==> flow/design.v <==
module interFrameSpace (samplePoint, rst, canRX, frameReady, endOverload, isOverload, isStart);
	input wire samplePoint, rst, canRX, frameReady, endOverload;
	output wire isOverload, isStart;
	parameter bit1_intermission = 0, bit2_intermission = 1, bit3_intermission = 2, bus_idle = 3;
	reg [2:0]state;
	reg isOverload0, isStart0;
	reg endError;
	assign isOverload = isOverload0;
	assign isStart = isStart0;
	always @ (posedge samplePoint) begin
		if (rst) begin
			state <= bus_idle;
			isOverload0 <= 0;
			isStart0 <= 0;
			endError <= 0;
		end else begin
		if (frameReady == 0)begin
			state <= bit1_intermission;
			isOverload0 <= 0;
			isStart0 <= 0;
			if (endOverload)
				endError <= 1;
		end
		if (isOverload) begin
			isOverload0 <= 0;
		end
		if (frameReady == 1 && endOverload == 1) begin
			if (canRX == 1) begin
				state <= bit2_intermission;
				isOverload0 <= 0;
				isStart0 <= 0;
			end else begin
				state <= bit1_intermission;
				isOverload0 <= 1;
				isStart0 <= 0;
			end
		end
		if ((frameReady == 1 && endOverload == 0) || endError == 1) begin
			case (state)
				bit1_intermission:
					if (canRX == 1) begin
						state <= bit2_intermission;
						isOverload0 <= 0;
						isStart0 <= 0;
					end else begin
						state <= bit1_intermission;
						isOverload0 <= 1;
						isStart0 <= 0;
						endError <= 0;
					end
				bit2_intermission:
					if (canRX == 1) begin
						state <= bit3_intermission;
						isOverload0 <= 0;
						isStart0 <= 0;
					end else begin
						state <= bit1_intermission;
						isOverload0 <= 1;
						isStart0 <= 0;
						endError <= 0;
					end
				bit3_intermission:
					if (canRX == 1) begin
						state <= bus_idle;
						isOverload0 <= 0;
						isStart0 <= 0;
					end else begin
						state <= bit1_intermission;
						isOverload0 <= 0;
						isStart0 <= 1;
						endError <= 0;
					end
				bus_idle:
					if (canRX == 1) begin
						state <= bus_idle;
						isOverload0 <= 0;
						isStart0 <= 0;
					end else begin
						state <= bit1_intermission;
						isOverload0 <= 0;
						isStart0 <= 1;
						endError <= 0;
					end
			endcase
		end
		end
	end
endmodule
module overload (samplePoint, rst, canRX, isOverload, isError, endOverload);
	input wire samplePoint, rst, canRX, isOverload, isError;
	output wire endOverload;
	parameter overload_flag = 0, overload_superposition = 1, overload_delimiter = 2;
	reg [1:0]state;
	reg [4:0]count;
	reg endOverload0;
	reg alredyOverError;
	assign endOverload = endOverload0;
	always @ (posedge samplePoint) begin
		if (rst) begin
			state <= overload_flag;
			count <= 0;
			endOverload0 <= 0;
			alredyOverError <= 0;
		end else begin
		if (endOverload0) begin
			endOverload0 <= 0;
		end
		if (isOverload == 1 || isError == 1 || alredyOverError == 1) begin
			case (state)
				overload_flag:  
					if (isOverload == 1 || alredyOverError == 1) begin
						if (canRX == 0) begin 
							if (count == 4) begin
								state <= overload_superposition;
								count <= count + 1;
							end else begin
								alredyOverError <= 1;
								count <= count + 1;
							end
						end else if (canRX == 1) begin
							alredyOverError <= 1;
							count <= 0;
							state <= overload_flag;
						end
					end else if (isError == 1 || alredyOverError == 1) begin
						if (canRX == 0) begin 
							if (count == 5) begin
								state <= overload_superposition;
								count <= count + 1;
							end else begin
								alredyOverError <= 1;
								count <= count + 1;
							end
						end else if (canRX == 1) begin
							alredyOverError <= 1;
							count <= 0;
							state <= overload_flag;
						end
					end
				overload_superposition:
					if (canRX == 0) begin 
						if (count < 11) begin
							count <= count + 1;
						end else begin
							count <= 0;
							state <= overload_flag;
						end
					end else if (canRX == 1) begin
						state <= overload_delimiter;
						count <= 1;
					end
				overload_delimiter:
					if (canRX == 1) begin 
						if (count < 7) begin
							count <= count + 1;
						end else begin
							endOverload0 <= 1;
							alredyOverError <= 0;
							state <= overload_flag;
							count <= 0;
						end
					end else if (canRX == 0) begin
						if (count == 7) begin 
							state <= overload_flag;
							count <= 1;
						end else begin
							count <= 0;
							state <= overload_flag;
						end
					end
			endcase
		end
		end
	end
endmodule
module framecontroller
(
	input	sp, rst, CAN_RX, reset, isStuff, errorFlag,
	output reg BS_onoff,
	output reg [1:0]CRCtype,
	output reg BRS_Stop,
	output reg invalidBit,
	output reg  CRCcalc_on,
	output reg  CRCtime, 
	output reg ackValue,
	output reg  RTR_SRR,
	output reg  IDE,
	output reg 	EDL,
	output reg  BRS,
	output reg RTR_r1,
	output reg frameReady
);
	parameter arbID_st = 0, RTR_SRR_st = 1, IDE0_st = 2, IDE1_st = 3, r0_EDL_st = 4;
	parameter extID_st = 5, extRTR_st = 6, r1_EDL_st = 7, r0_FD_st = 8, BRS_st = 9;
	parameter ESI_st = 10, DLC_st = 11, data_st = 12, crc15_st = 13, crc17_st = 14;
	parameter crc21_st = 15, crcDel_st = 16, ack_st = 17, ackDel_st = 18, eof_st = 19;
	parameter ready_st = 20, error_st = 21;
	reg		[4:0]state;
	reg		[9:0]cont;
	reg		[6:0]dlc;
	reg		FD;
	reg		bitlido;
	reg		frameReady_v;
	always @ (posedge sp) begin
		if (rst) begin
			state <= ready_st;
			cont = 0;
			dlc = 0;
			FD = 0;
			BS_onoff = 0;
			CRCtype = 0;
			CRCtime = 0;
			CRCcalc_on = 0;
			BRS_Stop = 0;
			invalidBit = 0;
			ackValue = 0;
			RTR_SRR = 0;
			IDE = 0;
			EDL = 0;
			BRS = 0;
			RTR_r1 = 0;
			frameReady_v = 1;
		end
		else
		if (reset) begin
			state <= arbID_st;
			cont = 1;
			dlc = 0;
			FD = 0;
			BS_onoff = 0;
			CRCtype = 0;
			CRCtime = 0;
			CRCcalc_on = 0;
			BRS_Stop = 0;
			invalidBit = 0;
			ackValue = 0;
			RTR_SRR = 0;
			IDE = 0;
			EDL = 0;
			BRS = 0;
			RTR_r1 = 0;
			frameReady_v = 0;
			BS_onoff = 1;
			CRCcalc_on = 1;
			if(errorFlag)
			begin
				state <= error_st;
			end
		end
		else
		if (~isStuff) begin
			case (state)
				arbID_st:  
					begin
						if(cont < 10)
						begin
							cont = cont +1;
						end
						else
						begin
							state <= RTR_SRR_st;
						end
					end
				RTR_SRR_st:  
					begin
						RTR_SRR = CAN_RX;
						if (CAN_RX)
						begin
							state <= IDE1_st;
						end
						else
						begin
							state <= IDE0_st;
						end
					end
				IDE0_st:
					begin
					IDE = CAN_RX;
					if(~CAN_RX)
						begin
							state <= r0_EDL_st;
						end
					else
						begin
							state <= error_st;
						end
					end
				IDE1_st:
					begin
					IDE = CAN_RX;
					if (CAN_RX)
						begin
							cont = 0;
							state <= extID_st;
						end
						else
						begin
							state <= r0_EDL_st;
						end
					end
				extID_st:
					if (cont < 17)
					begin
						cont = cont + 1;
					end
					else
					begin
						state <= extRTR_st;
					end
				extRTR_st:
					begin
						RTR_r1 = CAN_RX;
						state <= r1_EDL_st;
					end
				r1_EDL_st:
					begin
						EDL = CAN_RX;
						if (CAN_RX)
						begin
							state <= r0_FD_st;
						end
						else
						begin
							state <= r0_EDL_st;
						end
					end
				r0_EDL_st:
					begin
						EDL = CAN_RX;
						if (CAN_RX)
						begin
							state <= r0_FD_st;
						end
						else
						begin
							cont = 0;
							state <= DLC_st;
						end
					end
				r0_FD_st:
					if(~CAN_RX)
					begin
						FD = 1;
						state <= BRS_st;
					end
					else
					begin
						state <= error_st;
					end
				BRS_st:
					begin
						BRS = CAN_RX;
						BRS_Stop = CAN_RX;
						state <= ESI_st;
					end
				ESI_st:
					begin
						cont = 0;
						state <= DLC_st;
					end
				DLC_st: 
					begin
						dlc = dlc << 1;
						dlc = dlc + CAN_RX;
						cont = cont + 1;
						bitlido = CAN_RX;
						if (cont == 4  && dlc != 0) 
						begin
							cont = 0;
							if(dlc > 8 && FD == 0)
							begin
								dlc = 8;
							end
							else if(dlc > 8)
							begin
								case(dlc)
									9:
										dlc = 12;
									10:
										dlc = 16;
									11:
										dlc = 20;
									12:
										dlc = 24;
									13:
										dlc = 32;
									14:
										dlc = 48;
									15:
										dlc = 64;
								endcase
							end
							state <= data_st;
						end
						else if(cont == 4 && dlc == 0)
						begin
							cont =0;
							if(FD == 0)
							begin
								state <= crc15_st;
							end
							else if(dlc <= 16)
							begin
								state <= crc17_st;
							end
							else
							begin
								state <= crc21_st;
							end
						end
					end
				data_st:
					begin
						if(FD)
							begin
								BRS_Stop = 1;
							end
						cont = cont + 1;
						if (cont==8*dlc)  
						begin
							if(FD == 0)
							begin
								cont = 0;
								state <= crc15_st;
							end
							else if(dlc <= 16)
							begin
								cont = 0;
								state <= crc17_st;
							end
							else
							begin
								cont = 0;
								state <= crc21_st;
							end
						end
					end
				crc15_st:
					begin
						CRCcalc_on =0;
						CRCtime = 1;
						CRCtype = 1;
						cont = cont +1;
						if (cont==15)
						begin
							state <= crcDel_st;
						end
					end
				crc17_st:
					begin
						CRCcalc_on =0;
						CRCtime = 1;
						CRCtype = 2;
						cont = cont +1;
						if (cont==17)
						begin
							state <= crcDel_st;
						end
					end
				crc21_st:
					begin
						CRCcalc_on =0;
						CRCtime = 1;
						CRCtype = 3;
						cont = cont +1;
						if (cont==21)
						begin
							state <= crcDel_st;
						end
					end
				crcDel_st:
					begin
						CRCtime = 0;
						CRCtype = 0;
						BS_onoff = 0;
						BRS_Stop = 0;
						if(CAN_RX)
						begin
							state <= ack_st;
						end
						else
						begin
							state <= error_st;
						end
					end
				ack_st:
					state <= ackDel_st;
				ackDel_st:
					if(CAN_RX)
					begin
						cont = 0;
						state <= eof_st;
					end
					else
					begin
						state <= error_st;
					end
				eof_st:
					begin
						cont = cont +1;
						if(cont==7)
						begin
							frameReady_v = 1;
							state <= ready_st;
						end
					end
				ready_st:
					begin
						frameReady_v = 1;
						state <= ready_st;
					end
				error_st:
					begin
						cont = 0;
						dlc = 0;
						FD = 0;
					end
			endcase
		end
		frameReady <= frameReady_v;
	end
endmodule
module DatavsRemote(
RTR_SRR,
IDE,
RTR_r1,
isRemote
);
	input RTR_SRR, IDE, RTR_r1;
	output isRemote;
	assign isRemote = RTR_SRR & (IDE ~^ RTR_r1);
endmodule
module frameSize
(
	input	sp, rst, isStuff, reset,
	output reg [9:0] size
);
	always @ (posedge sp) begin
		if (rst)
			begin
				size <= 10'b0;
			end
		else if (reset)
			begin
				size <= 10'b1;
			end
		else if (~isStuff)
			begin
				size <= size + 1;
			end
	end
endmodule
module frameStorage
(
	input	sp, rst, CAN_RX, isStuff, reset,
	output reg [150:0] frame
);
	always @ (posedge sp) begin
		if (rst)
			begin
				frame = 0;
			end
		else if (reset)
			begin
				frame = 0;
				frame = frame << 1;
				frame = frame + CAN_RX;
			end
		else if (~isStuff)
			begin
				frame = frame << 1;
				frame = frame + CAN_RX;
			end
	end
endmodule
module frameMakerTop (samplePoint, reset, canRX, isError, isStuff, endOverload, BS_onoff, CRCtype, BRS_Stop, invalidBit, CRCcalc_on, CRCtime, ackValue, IDE, EDL, BRS, isRemote, size, frame, frameReady, isStart);
	input wire samplePoint, reset, canRX, isError, isStuff;
	output wire endOverload, BS_onoff, BRS_Stop, invalidBit, CRCcalc_on, CRCtime, ackValue, IDE, EDL, BRS, isRemote, frameReady, isStart;
	output wire [1:0] CRCtype;
	output wire [9:0] size;
	output wire [150:0] frame;
	wire isOverloadFromInterframe, RTR_SRR, RTR_r1;
	interFrameSpace ifs (samplePoint, reset, canRX, frameReady, endOverload, isOverloadFromInterframe, isStart);
	overload ov (samplePoint, reset, canRX, isOverloadFromInterframe, isError, endOverload);
	framecontroller fc (samplePoint, reset, canRX, isStart, isStuff, isError, BS_onoff, CRCtype, BRS_Stop, invalidBit, CRCcalc_on, CRCtime, ackValue, RTR_SRR, IDE, EDL, BRS, RTR_r1, frameReady);
	DatavsRemote dr (RTR_SRR, IDE, RTR_r1, isRemote);
	frameSize fsz (samplePoint, reset, isStuff, isStart, size);
	frameStorage fst (samplePoint, reset, canRX, isStuff, isStart, frame);
endmodule
## From RTL to reports: frameMakerTop

Tool output for the design above, in the order of the flow.
Lines are those of the file above, counted from 1.
Cell names lack the library's common part.
Not given: -

- Design top: frameMakerTop
- Clock input: samplePoint
- Standard-cell library: sky130hd
- Corner: tt_025C_1v80

## Elaborated design

Yosys after proc, flatten, opt, wreduce and memory -nomap, before mapping. Memory bits, and registers merged into a memory's read port (data or address), are not among the register bits. Print and check cells are not counted.

- Add/subtract/negate cells: 5
- Order comparisons: 7
- Equal/unequal tests: 70
- Multiplexer cells: 110
- Bitwise operators: 8
- Reduce/logical cells: 58

Operators with widths:

| operator | count |
|---|---|
| 151-bit by 1-bit adder with 151-bit output | 1 |
| 5-bit two-way mux | 23 |
| 5-bit parallel mux with 21-bit select | 1 |
| 10-bit parallel mux with 8-bit select | 1 |
| 10-bit two-way mux | 7 |
| 7-bit by 4-bit == test with 1-bit output with constant B | 7 |
| 7-bit parallel mux with 7-bit select | 1 |
| 1-bit two-way mux | 43 |
| 5-bit by 4-bit == test with 1-bit output with constant B | 8 |
| 5-bit by 3-bit == test with 1-bit output with constant B | 7 |
| 5-bit == test with constant B | 6 |
| 2-bit two-way mux | 13 |
| 22-bit nonzero test | 1 |
| 3-bit by 2-bit != test with 1-bit output with constant B | 7 |
| 7-bit two-way mux | 3 |
| 10-bit by 1-bit adder with 10-bit output with constant B | 2 |
| 10-bit by 3-bit == test with 1-bit output with constant B | 2 |
| 10-bit by 5-bit == test with 1-bit output with constant B | 2 |
| 2-bit AND reduction | 10 |
| 3-bit != test with constant B | 5 |
| 5-bit parallel mux with 3-bit select | 1 |
| 3-bit two-way mux | 5 |
| 2-bit OR reduction | 7 |
| 7-bit by 5-bit less-or-equal comparator with 1-bit output with constant B | 2 |
| 7-bit AND reduction | 2 |
| 7-bit parallel mux with 2-bit select | 1 |
| 2-bit nonzero test | 6 |
| 3-bit AND reduction | 4 |

Not listed: further kinds 45, cells in them 80.

- Register bits: 211
- Bits of input ports: 5
- Word-level cells: 286

## Depth

Yosys ltp: most cells in a row. Word level: on the elaborated netlist, between registers, memories and ports. Mapped: between sequential cells and ports; inverters and the memories' decode and read muxes count.

- Word-level depth: 9
- ABC_AREA: 1
- Gate-level depth with buffers: 15
- Depth with buffers taken out: 15

## Synthesis result

The flow's flattened synthesis, as Yosys stat reports it; memories are mapped. The netlist is that of the ABC_AREA named above (0 if unset); the other value can give another one.
Totals and module areas in this step are rounded.

- Mapped cells: 1309
- Cell area after synthesis: 9400 um^2
- Area of sequential cells: 4600 um^2
- Flip-flops: 230

Cells by type:

| type | count | total area (um^2) |
|---|---|---|
| dfxtp_1 | 230 | 4.6E+03 |
| nand2_1 | 439 | 1647.83 |
| a21oi_1 | 204 | 1.02E+03 |
| inv_1 | 92 | 345.331 |
| nand3_1 | 61 | 305.293 |
| nor2_1 | 67 | 251.491 |
| clkbuf_1 | 61 | 228.97 |
| o21ai_0 | 44 | 220.211 |
| ha_1 | 8 | 100.096 |
| nand4_1 | 16 | 100.096 |
| o211ai_1 | 9 | 67.565 |
| nor3_1 | 13 | 65.062 |
| o22ai_1 | 10 | 62.56 |
| nand2_2 | 7 | 43.792 |
| nor2_4 | 3 | 33.782 |
| a31oi_1 | 3 | 18.768 |
| nor2_2 | 3 | 18.768 |
| or2_2 | 3 | 18.768 |

Not listed: further types 23, cells in them 36.

## Timing after synthesis

Path of least setup slack by OpenSTA after synthesis, without wires, with an ideal clock, recovery checks aside; 20% of the period is set as input and as output delay. Where synthesis merged equal registers, the netlist keeps one of their names.

- Path kind: input -> register
- Start point: input port isStuff
- End point: register fc.state
- Clock period: 5000 ps
- External input delay: 1000 ps
- Library setup time: 79 ps
- Launch time at the first pin: 1000 ps
- Data arrival time: 2200 ps
- Slack: 2721 ps
- Delay of the path: 1279 ps
- Stages: 9
- Buffers on the path: 2
- Period reached after synthesis: 2279 ps

"delay of the path" = arrival - input delay + setup time.
"stages" counts driving pins, that of a launching flip-flop among them; a cell with two outputs on the path counts twice.
"period reached after synthesis" = period - worst setup slack (recovery checks aside). The figure is calculated, with input and output delays left at 20% of the set period.
Where an end lacks its bit number, it is one bit of the signal, or one of the new flip-flops if synthesis recoded a state register.
The rows between start and end are the longest chain of elaborated cells between them; the timing report does not say that the signal goes this way. Where chains are equally long, one stands for them.
A line is the first line of the expression or statement that the cell stems from. Yosys adds cells for indexed reads and writes and turns some case tables into memories.
A register here has more assigning lines than the two given.

- Cells stage by stage: buf_2 -> nor2_1 -> inv_1 -> nor2_1 -> inv_1 -> clkbuf_1 -> nor2_1 -> nand3_1 -> o211ai_1
- Length of the longest elaborated chain: 2
- Elaborated cells on any way between the ends: 4
- RTL lines with such cells: 2
- Classes of those cells: eq/ne: 1; mux: 2; reduce/logical: 1

RTL lines, path post-synthesis:

| item | line | RTL |
|---|---|---|
| start: declaration | 577 | `input wire samplePoint, reset, canRX, isError, isStuff;` |
| 5-bit two-way mux | 251 | `if (~isStuff) begin` |
| 5-bit two-way mux | 225 | `if (reset) begin` |
| end: assignment | 206 | `state <= ready_st;` |
| end: assignment | 226 | `state <= arbID_st;` |
| end: declaration | 198 | `reg [4:0]state;` |

## Timing after layout

Path of least setup slack in the final report of record 1 (OpenROAD, finished layout, wires in). Where an end is a register, its clock arrival counts in the times.
The path's times are printed in steps of 10 ps; the period is the one set.

- Path kind: register -> output
- Start point: register fc.IDE
- End point: output port isRemote
- Clock period: 3010 ps
- Output delay: 600 ps
- Launch time at the first pin: 520 ps
- Data arrival time: 1710 ps
- Slack: 700 ps
- Stages: 4
- Buffers on the path: 1

The rows between start and end are the longest chain of elaborated cells between them; the timing report does not say that the signal goes this way. Where chains are equally long, one stands for them.
A register here has more assigning lines than the two given.

- Cells stage by stage: dfxtp_1 -> o21ai_0 -> a21oi_1 -> clkdlybuf4s50_1
- Length of the longest elaborated chain: 2
- Elaborated cells on any way between the ends: 2
- RTL lines with such cells: 1
- Classes of those cells: logic: 2

RTL lines, path after layout:

| item | line | RTL |
|---|---|---|
| start: declaration | 187 | `output reg IDE,` |
| start: assignment | 218 | `IDE = 0;` |
| start: assignment | 238 | `IDE = 0;` |
| 1-bit bitwise XNOR | 531 | `assign isRemote = RTR_SRR & (IDE ~^ RTR_r1);` |
| 1-bit AND | 531 |  |
| end: declaration | 578 | `output wire endOverload, BS_onoff, BRS_Stop, invalidBit, CRCcalc_on, CRCtime, ackValue, IDE, EDL, BRS, isRemot ...` |

==> runs of frameMakerTop <==
4 stored runs of frameMakerTop in the flow (synthesis by Yosys, layout by OpenROAD, sky130hd cells), in arbitrary order. Constraints: input delay and output delay 20% of the set period each, output load 0.01 pF.
"worst path time" means the part of the period allowed to the worst setup path (the constraints hold back 20% at inputs and 20% at outputs) less its slack; where the path has registers, the arrival times of their clocks count too.
By "total power after layout" is meant OpenSTA's value without simulated activity: inputs other than the clock are taken to toggle once in ten clock periods, and the tool carries that through the logic.
"worst path time" is known to 10 ps.
Values from the reports are rounded here.

### Record 1

==> flow/run.sh <==
#!/bin/bash
# the make line also repeats the synthesis and layout settings of config.mk as NAME=value (left out here)
make -C /OpenROAD-flow-scripts/flow DESIGN_CONFIG=/design/flow/config.mk WORK_HOME=/design/flow/orfs CLKGATE_MAP_FILE= finish
==> flow/config.mk <==
export PLATFORM = sky130hd
export DESIGN_NAME = frameMakerTop
export DESIGN_NICKNAME = frameMakerTop
export VERILOG_FILES = /design/flow/design.v
export SDC_FILE = /design/flow/constraint.sdc
export NUM_CORES = 4
export LEC_CHECK = 0
export ABC_AREA = 1
export CAP_MARGIN = 20
export CORE_MARGIN = 2
export CORE_UTILIZATION = 40
export SETUP_SLACK_MARGIN = -0.14
export SLEW_MARGIN = 20
==> flow/constraint.sdc <==
create_clock -name core_clock -period 3.01 [get_ports {samplePoint}]
set_input_delay 0.6020 -clock core_clock [delete_from_list [all_inputs] [get_ports {samplePoint}]]
set_output_delay 0.6020 -clock core_clock [all_outputs]
set_load 0.01 [all_outputs]

Results of record 1:
- Standard-cell area after routing: 12400 um^2
- Total power after layout: 6.71 mW
- Area inside the die boundary: 24700 um^2
- Netlist area reported by Yosys: 9400 um^2
- Utilization in the final report: 53.1 %
- Worst path time: 1710 ps
- Critical path type: register -> output
- Setup total negative slack: 0 ps
- Smallest setup slack: 702 ps

### Record 2

==> flow/run.sh <==
#!/bin/bash
# the make line also repeats the synthesis and layout settings of config.mk as NAME=value (left out here)
make -C /OpenROAD-flow-scripts/flow DESIGN_CONFIG=/design/flow/config.mk WORK_HOME=/design/flow/orfs CLKGATE_MAP_FILE= finish
==> flow/config.mk <==
export PLATFORM = sky130hd
export DESIGN_NAME = frameMakerTop
export DESIGN_NICKNAME = frameMakerTop
export VERILOG_FILES = /design/flow/design.v
export SDC_FILE = /design/flow/constraint.sdc
export NUM_CORES = 4
export LEC_CHECK = 0
export ABC_AREA = 1
export CAP_MARGIN = 20
export CORE_ASPECT_RATIO = 1.11
export CORE_MARGIN = 2
export CORE_UTILIZATION = 45
export MAX_ROUTING_LAYER = met5
export MIN_ROUTING_LAYER = met2
export PLACE_DENSITY_LB_ADDON = 0.02
export SETUP_SLACK_MARGIN = -0.08
export SLEW_MARGIN = 20
==> flow/constraint.sdc <==
create_clock -name core_clock -period 2.01 [get_ports {samplePoint}]
set_input_delay 0.4020 -clock core_clock [delete_from_list [all_inputs] [get_ports {samplePoint}]]
set_output_delay 0.4020 -clock core_clock [all_outputs]
set_load 0.01 [all_outputs]

Results of record 2:
- Standard-cell area after routing: 12800 um^2
- Total power after layout: 9.98 mW
- Area inside the die boundary: 22100 um^2
- Netlist area reported by Yosys: 9400 um^2
- Utilization in the final report: 62.7 %
- Worst path time: 1960 ps
- Critical path type: register -> register
- Setup total negative slack: 0 ps
- Smallest setup slack: 52 ps

### Record 3

==> flow/run.sh <==
#!/bin/bash
# the make line also repeats the synthesis and layout settings of config.mk as NAME=value (left out here)
make -C /OpenROAD-flow-scripts/flow DESIGN_CONFIG=/design/flow/config.mk WORK_HOME=/design/flow/orfs CLKGATE_MAP_FILE= finish
==> flow/config.mk <==
export PLATFORM = sky130hd
export DESIGN_NAME = frameMakerTop
export DESIGN_NICKNAME = frameMakerTop
export VERILOG_FILES = /design/flow/design.v
export SDC_FILE = /design/flow/constraint.sdc
export NUM_CORES = 4
export LEC_CHECK = 0
export ABC_AREA = 0
export CAP_MARGIN = 0
export CELL_PAD_IN_SITES_DETAIL_PLACEMENT = 1
export CORE_ASPECT_RATIO = 0.82
export CORE_MARGIN = 2
export CORE_UTILIZATION = 36
export CTS_CLUSTER_SIZE = 58
export GPL_ROUTABILITY_DRIVEN = 1
export MAX_ROUTING_LAYER = met5
export PLACE_DENSITY_LB_ADDON = 0.01
export SETUP_SLACK_MARGIN = 0.44
export SLEW_MARGIN = 20
export TNS_END_PERCENT = 40
==> flow/constraint.sdc <==
create_clock -name core_clock -period 5.21 [get_ports {samplePoint}]
set_input_delay 1.0420 -clock core_clock [delete_from_list [all_inputs] [get_ports {samplePoint}]]
set_output_delay 1.0420 -clock core_clock [all_outputs]
set_load 0.01 [all_outputs]

Results of record 3:
- Standard-cell area after routing: 12500 um^2
- Total power after layout: 3.80 mW
- Area inside the die boundary: 28100 um^2
- Netlist area reported by Yosys: 9650 um^2
- Utilization in the final report: 47.4 %
- Worst path time: 1780 ps
- Critical path type: register -> output
- Setup total negative slack: 0 ps
- Smallest setup slack: 2390 ps

### Record 4

==> flow/run.sh <==
#!/bin/bash
# the make line also repeats the synthesis and layout settings of config.mk as NAME=value (left out here)
make -C /OpenROAD-flow-scripts/flow DESIGN_CONFIG=/design/flow/config.mk WORK_HOME=/design/flow/orfs CLKGATE_MAP_FILE= finish
==> flow/config.mk <==
export PLATFORM = sky130hd
export DESIGN_NAME = frameMakerTop
export DESIGN_NICKNAME = frameMakerTop
export VERILOG_FILES = /design/flow/design.v
export SDC_FILE = /design/flow/constraint.sdc
export NUM_CORES = 4
export LEC_CHECK = 0
export ABC_AREA = 0
export CAP_MARGIN = 20
export CELL_PAD_IN_SITES_DETAIL_PLACEMENT = 1
export CELL_PAD_IN_SITES_GLOBAL_PLACEMENT = 2
export CORE_ASPECT_RATIO = 1.18
export CORE_MARGIN = 10
export CORE_UTILIZATION = 41
export CTS_CLUSTER_SIZE = 58
export GPL_ROUTABILITY_DRIVEN = 1
export HOLD_SLACK_MARGIN = 0.03
export MAX_ROUTING_LAYER = met4
export PLACE_DENSITY_LB_ADDON = 0.01
export SLEW_MARGIN = 0
export TNS_END_PERCENT = 40
==> flow/constraint.sdc <==
create_clock -name core_clock -period 5.21 [get_ports {samplePoint}]
set_input_delay 1.0420 -clock core_clock [delete_from_list [all_inputs] [get_ports {samplePoint}]]
set_output_delay 1.0420 -clock core_clock [all_outputs]
set_load 0.01 [all_outputs]

Results of record 4:
- Standard-cell area after routing: 12400 um^2
- Total power after layout: 3.73 mW
- Area inside the die boundary: 30100 um^2
- Netlist area reported by Yosys: 9650 um^2
- Utilization in the final report: 54.0 %
- Worst path time: 1990 ps
- Critical path type: input -> register
- Setup total negative slack: 0 ps
- Smallest setup slack: 2180 ps
